==> flow/design.v <==
`timescale 1ns/100ps
module mult(
	input 			clk,				
	input 			rst_n,				
	input 			pipe_flush,				
	input 	[63:0] 	a,				
	input 	[63:0] 	b,				
	output 	[63:0] 	result				
);
	wire [63:0] result_tmp;
	reg [63:0] pipe_reg_0;
	reg [63:0] pipe_reg_1;
	assign result_tmp = a*b;
	assign result = pipe_reg_1;
	always@(posedge clk or negedge rst_n) begin
		if(~rst_n) begin
			pipe_reg_0 <= 0;
			pipe_reg_1 <= 0;
		end
		else if(pipe_flush) begin
			pipe_reg_0 <= 0;
			pipe_reg_1 <= 0;
		end
		else begin
			pipe_reg_0 <= result_tmp;
			pipe_reg_1 <= pipe_reg_0;
		end
	end
endmodule  
`timescale 1ns/100ps
module mult_top(
	input 							clk, 
	input							rst_n,
	input							pipe_flush,
	input 			[32-1:0] 	mcand,
	input 			[32-1:0] 	mplier,
	input 			[4:0]	 		func,
	output logic 	[32-1:0] 	result
);
	localparam [4:0] ALU_ADD    = 5'h00;
	localparam [4:0] ALU_MUL    = 5'h0a;
	localparam [4:0] ALU_MULH   = 5'h0b;
	localparam [4:0] ALU_MULHSU = 5'h0c;
	localparam [4:0] ALU_MULHU  = 5'h0d;
	logic [32-1:0] mcand_in, mplier_in;
    logic signed [32-1:0] signed_mcand_in, signed_mplier_in;
    logic [2*32-1:0] product_out;
	logic signed [2*32-1:0] signed_product_out;
	logic [4:0] func_d0;
	logic [4:0] func_d1;
	assign mcand_in = mcand;
    assign mplier_in = mplier;
    assign signed_mcand_in = mcand;
    assign signed_mplier_in = mplier;
	always@(posedge clk or negedge rst_n) begin 
		if(~rst_n)begin 
			func_d0 <= ALU_ADD;
			func_d1 <= ALU_ADD;
		end
		else if(pipe_flush)begin
			func_d0 <= ALU_ADD;
			func_d1 <= ALU_ADD;
		end
		else begin
			func_d0 <= func;
			func_d1 <= func_d0;
		end
	end
    always_comb begin
        case(func_d1)
            ALU_MUL:	begin
            	result = signed_product_out[32-1:0];
            end    
            ALU_MULH:	begin
            	result = signed_product_out[2*32-1:32];
            end   
            ALU_MULHSU:	begin
            	result = product_out[2*32-1:32];
            end
            ALU_MULHU:	begin
            	result = product_out[2*32-1:32];
            end  
            default:	begin
            	result = 32'hfacebeec;   
            end    
        endcase
    end
	mult u_mult_signed(
		.clk(clk),
		.rst_n(rst_n),
		.pipe_flush(pipe_flush),
		.a({{32{signed_mcand_in[31]}},signed_mcand_in}),
		.b({{32{signed_mplier_in[31]}},signed_mplier_in}),
		.result(signed_product_out)
	);
	mult u_mult_unsigned(
		.clk(clk),
		.rst_n(rst_n),
		.pipe_flush(pipe_flush),
		.a({{32{mcand_in[31] & (func == ALU_MULHSU)}},mcand_in}),
		.b({32'b0,mplier_in}),
		.result(product_out)
	);
endmodule
---- Step by step through the tools: mult_top ----
The steps from the RTL of mult_top to its reports follow in flow order.
Lines are those of the file above, counted from 1.
Cell names lack the library's common part.
Not given: --
set-up
  top ..................................... mult_top
  clock input ............................. clk
  standard-cell library ................... sky130hd
  corner .................................. tt_025C_1v80

---- Word level ----
Yosys after proc, flatten, opt, wreduce and memory -nomap, before mapping. Enables and synchronous resets that opt folds into registers are not counted as muxes. Memory bits, and registers merged into a memory's read port (data or address), are not among the register bits. Print and check cells are not counted. Equal cells are merged and count once.
storage and ports
  bits in registers ....................... 266
  bits of input ports ..................... 72
  output and inout bits ................... 32
  cells after elaboration ................. 22
operators by class
  $mul .................................... 2
  eq/ne operators ......................... 5
  muxes and demuxes ....................... 7
  bitwise logic cells ..................... 1
  reduce/logical cells .................... 1
operators by type and width
  kind                                                            count
  33-bit by 33-bit multiplier with 64-bit output                  1
  32-bit by 32-bit multiplier with 64-bit output                  1
  64-bit two-way mux                                              4
  32-bit case mux with 3-bit select                               1
  5-bit by 4-bit equality test with 1-bit output with constant B  5
  5-bit two-way mux                                               2
  2-bit OR reduction                                              1
  1-bit AND                                                       1

---- Logic depth ----
Yosys ltp: most cells in a row. Word level: on the elaborated netlist, between registers, memories and ports. Mapped: between sequential cells and ports; inverters and the memories' decode and read muxes count.
logic depth
  depth after elaboration ................. 4
  ABC_AREA ................................ 1
  depth in mapped cells ................... 36
  mapped depth without buffers ............ 35

---- Synthesis result ----
Source: synth_stat.txt of the flow (Yosys; design flattened, memories mapped). It holds for the ABC_AREA given above (unset counts as 0); a run with the other value may have another netlist.
Totals and module areas in this step are rounded.
cell types
  type      count  total area (um^2)
  fa_1      2153   4.31E+04
  inv_1     3121   1.17E+04
  nand2_1   1722   6.46E+03
  dfrtp_1   202    5.05E+03
  ha_1      380    4754.56
  nor2_1    532    2E+03
  clkbuf_1  291    1.09E+03
  a21oi_1   216    1.08E+03
  nand3_1   129    645.619
  o21ai_0   111    555.533
  xnor2_1   40     350.336
  xor2_1    26     227.718
  nand4_1   34     212.704
  o21bai_1  25     187.68
  nor3_1    27     135.13
  a21o_1    15     112.608
  o21a_1    11     82.579
  o21ai_1   16     80.077
Not listed: further types 28, cells in them 100.
synthesis totals
  cell count .............................. 9151
  mapped area ............................. 0.07848 mm^2
  area of sequential cells ................ 0.005055 mm^2
  flip-flop cells ......................... 202
  buffer cells ............................ 299

---- Timing after synthesis ----
Source: OpenSTA report_checks on the synthesized netlist (no wires, ideal clock, input and output delay 20% of the period each), path of least setup slack; recovery checks are left aside. Register names are those of the netlist, which keeps one name where synthesis merged equal registers.
timing path post-synthesis
  path type ............................... input to register
  start ................................... input mcand[31]
  end ..................................... register u_mult_unsigned.pipe_reg_0[63]
  period .................................. 13.0 ns
  external input delay .................... 2.600 ns
  library setup time ...................... 0.119 ns
  launch time at the first pin ............ 2.600 ns
  data arrival time ....................... 10.072 ns
  required time ........................... 12.881 ns
  slack ................................... 2.809 ns
  path delay .............................. 7.591 ns
  stages .................................. 32
  path buffers ............................ 3
  synthesis period reached ................ 10.191 ns
"path delay" is the arrival time less input delay plus setup time.
"stages": output pins that drive a net of the path, with the launching flip-flop's if there is one; two outputs of one cell count as two.
"synthesis period reached" is the clock period less the worst setup slack; recovery checks do not enter. This is arithmetic on one report: input and output delays are still those of the set period (20% each).
Between the ends stands the longest chain of elaborated cells between them, by number of cells; it is not shown to be the way that was timed. Of several equally long chains one is given.
Each line given opens the expression or statement behind the cell; cells for indexed reads and writes are added by Yosys, which also makes memories of some case tables.
At most two assigning lines are given for a register; there are more.
on the way, post-synthesis
  cells stage by stage .................... buf_2 nand2_1 nor2_1 nand2_1 clkinv_1 clkbuf_1 nand2_1 fa_1 inv_1 fa_1 inv_1 fa_1 fa_1 buf_2 clkinv_1 fa_1 inv_1 fa_1 fa_1 fa_1 inv_1 ha_1 inv_1 nor3_1 nand2_1 nor2_1 and3_1 nand2_1 nand2_1 nand3_1 nand2_1 nor2_1
  length of the longest elaborated chain .. 3
  elaborated cells between the ends (all ways) .. 3
  RTL lines with such cells ............... 3
  those cells by class .................... 1 x mul; 1 x mux; 1 x logic
RTL lines, path post-synthesis
  item                                            line  source
  from (decl)                                     35    input [32-1:0] mcand,
  1-bit AND                                       100   .a({{32{mcand_in[31] & (func == ALU_MULHSU)}},mcand_in}),
  33-bit by 33-bit multiplier with 64-bit output  13    assign result_tmp = a*b;
  64-bit two-way mux                              20    else if(pipe_flush) begin
  to (assign)                                     21    pipe_reg_0 <= 0;
  to (assign)                                     25    pipe_reg_0 <= result_tmp;
  to (decl)                                       11    reg [63:0] pipe_reg_0;

---- Path in the finished layout ----
Path of least setup slack in the final report of flow run 1 (OpenROAD, finished layout, wires in). Where an end is a register, its clock arrival counts in the times.
timing path after layout
  path type ............................... input to register
  start ................................... input mcand[31]
  end ..................................... register u_mult_unsigned.pipe_reg_0[63]
  period .................................. 17.1 ns
  external input delay .................... 3.42 ns
  library setup time ...................... 0.10 ns
  launch time at the first pin ............ 3.42 ns
  data arrival time ....................... 13.14 ns
  required time ........................... 17.51 ns
  slack ................................... 4.37 ns
  stages .................................. 32
  path buffers ............................ 3
Between the ends stands the longest chain of elaborated cells between them, by number of cells; it is not shown to be the way that was timed. Of several equally long chains one is given.
At most two assigning lines are given for a register; there are more.
on the way, after layout
  cells stage by stage .................... buf_2 buf_4 nand2_1 nor2_1 nand2_1 clkinv_1 buf_4 nand2_1 fa_1 inv_1 fa_1 inv_1 fa_1 fa_1 clkinv_1 fa_1 inv_1 fa_1 fa_1 fa_1 inv_1 ha_1 inv_1 nor3_1 nand2_1 nor2_1 and3_1 nand2_1 nand2_1 nand3_1 nand2_1 nor2_1
  length of the longest elaborated chain .. 3
  elaborated cells between the ends (all ways) .. 3
  RTL lines with such cells ............... 3
  those cells by class .................... 1 x mul; 1 x mux; 1 x logic
RTL lines, path after layout
  item                                            line  source
  from (decl)                                     35    input [32-1:0] mcand,
  1-bit AND                                       100   .a({{32{mcand_in[31] & (func == ALU_MULHSU)}},mcand_in}),
  33-bit by 33-bit multiplier with 64-bit output  13    assign result_tmp = a*b;
  64-bit two-way mux                              20    else if(pipe_flush) begin
  to (assign)                                     21    pipe_reg_0 <= 0;
  to (assign)                                     25    pipe_reg_0 <= result_tmp;
  to (decl)                                       11    reg [63:0] pipe_reg_0;

Add stored flow runs of mult_top

Top module mult_top; platform sky130hd; tools Yosys and OpenROAD; 2 stored runs in no particular order. Input and output delays are each 20% of the period that was set; the output load is 0.01 pF.
"achieved clock period": clock period set for the run, less the worst setup slack. It is reckoned from that one timing run; input and output delays stay at 20% of the period that was set.
"critical setup path time" = time allowed to the worst setup path (clock period - input delay - output delay, where it has them) - its slack; a late launch clock adds to it, a late capture clock takes from it.
Results are given in rounded form.

======== flow run 1 ========
==> flow/run.sh <==
#!/bin/bash
# the make line also repeats the synthesis and layout settings of config.mk as NAME=value (left out here)
make -C /OpenROAD-flow-scripts/flow DESIGN_CONFIG=/design/flow/config.mk WORK_HOME=/design/flow/orfs CLKGATE_MAP_FILE= finish
==> flow/config.mk <==
export PLATFORM = sky130hd
export DESIGN_NAME = mult_top
export DESIGN_NICKNAME = mult_top
export VERILOG_FILES = /design/flow/design.v
export SDC_FILE = /design/flow/constraint.sdc
export NUM_CORES = 4
export LEC_CHECK = 0
export ABC_AREA = 1
export CAP_MARGIN = 20
export CELL_PAD_IN_SITES_DETAIL_PLACEMENT = 2
export CORE_MARGIN = 10
export CORE_UTILIZATION = 40
export CTS_CLUSTER_DIAMETER = 125
export CTS_CLUSTER_SIZE = 57
export GPL_ROUTABILITY_DRIVEN = 0
export HOLD_SLACK_MARGIN = 0.01
export MAX_ROUTING_LAYER = met4
export MIN_ROUTING_LAYER = met2
export PLACE_DENSITY = 0.48
export SLEW_MARGIN = 5
export TNS_END_PERCENT = 95
==> flow/constraint.sdc <==
create_clock -name core_clock -period 17.1 [get_ports {clk}]
set_input_delay 3.4200 -clock core_clock [delete_from_list [all_inputs] [get_ports {clk}]]
set_output_delay 3.4200 -clock core_clock [all_outputs]
set_load 0.01 [all_outputs]

-------- measured, flow run 1 --------
  total die area .......................... 0.2143 mm^2
  standard-cell area after layout ......... 0.08242 mm^2
  critical setup path time ................ 9.31 ns
  critical path type ...................... input to register
  worst setup slack after layout .......... 4.369 ns
  worst-case hold slack ................... 0.415 ns
  summed negative setup slack ............. 0.000 ns
  utilization ............................. 42.3 %
  mapped cell area after synthesis ........ 0.07848 mm^2
  achieved clock period ................... 12.731 ns

======== flow run 2 ========
==> flow/run.sh <==
#!/bin/bash
# the make line also repeats the synthesis and layout settings of config.mk as NAME=value (left out here)
make -C /OpenROAD-flow-scripts/flow DESIGN_CONFIG=/design/flow/config.mk WORK_HOME=/design/flow/orfs CLKGATE_MAP_FILE= finish
==> flow/config.mk <==
export PLATFORM = sky130hd
export DESIGN_NAME = mult_top
export DESIGN_NICKNAME = mult_top
export VERILOG_FILES = /design/flow/design.v
export SDC_FILE = /design/flow/constraint.sdc
export NUM_CORES = 4
export LEC_CHECK = 0
export ABC_AREA = 1
export CAP_MARGIN = 30
export CELL_PAD_IN_SITES_DETAIL_PLACEMENT = 2
export CORE_MARGIN = 10
export CORE_UTILIZATION = 40
export CTS_CLUSTER_DIAMETER = 125
export CTS_CLUSTER_SIZE = 31
export GPL_ROUTABILITY_DRIVEN = 0
export HOLD_SLACK_MARGIN = 0.01
export MAX_ROUTING_LAYER = met4
export MIN_ROUTING_LAYER = met1
export PLACE_DENSITY = 0.48
export SLEW_MARGIN = 5
export TNS_END_PERCENT = 95
==> flow/constraint.sdc <==
create_clock -name core_clock -period 17.1 [get_ports {clk}]
set_input_delay 3.4200 -clock core_clock [delete_from_list [all_inputs] [get_ports {clk}]]
set_output_delay 3.4200 -clock core_clock [all_outputs]
set_load 0.01 [all_outputs]

-------- measured, flow run 2 --------
  critical setup path time ................ 9.03 ns
  critical path type ...................... input to register
  standard-cell area after layout ......... 0.08257 mm^2
  total die area .......................... 0.2143 mm^2
  worst setup slack after layout .......... 4.646 ns
  mapped cell area after synthesis ........ 0.07848 mm^2
  summed negative setup slack ............. 0.000 ns
  worst-case hold slack ................... 0.477 ns
  utilization ............................. 42.3 %
  achieved clock period ................... 12.454 ns
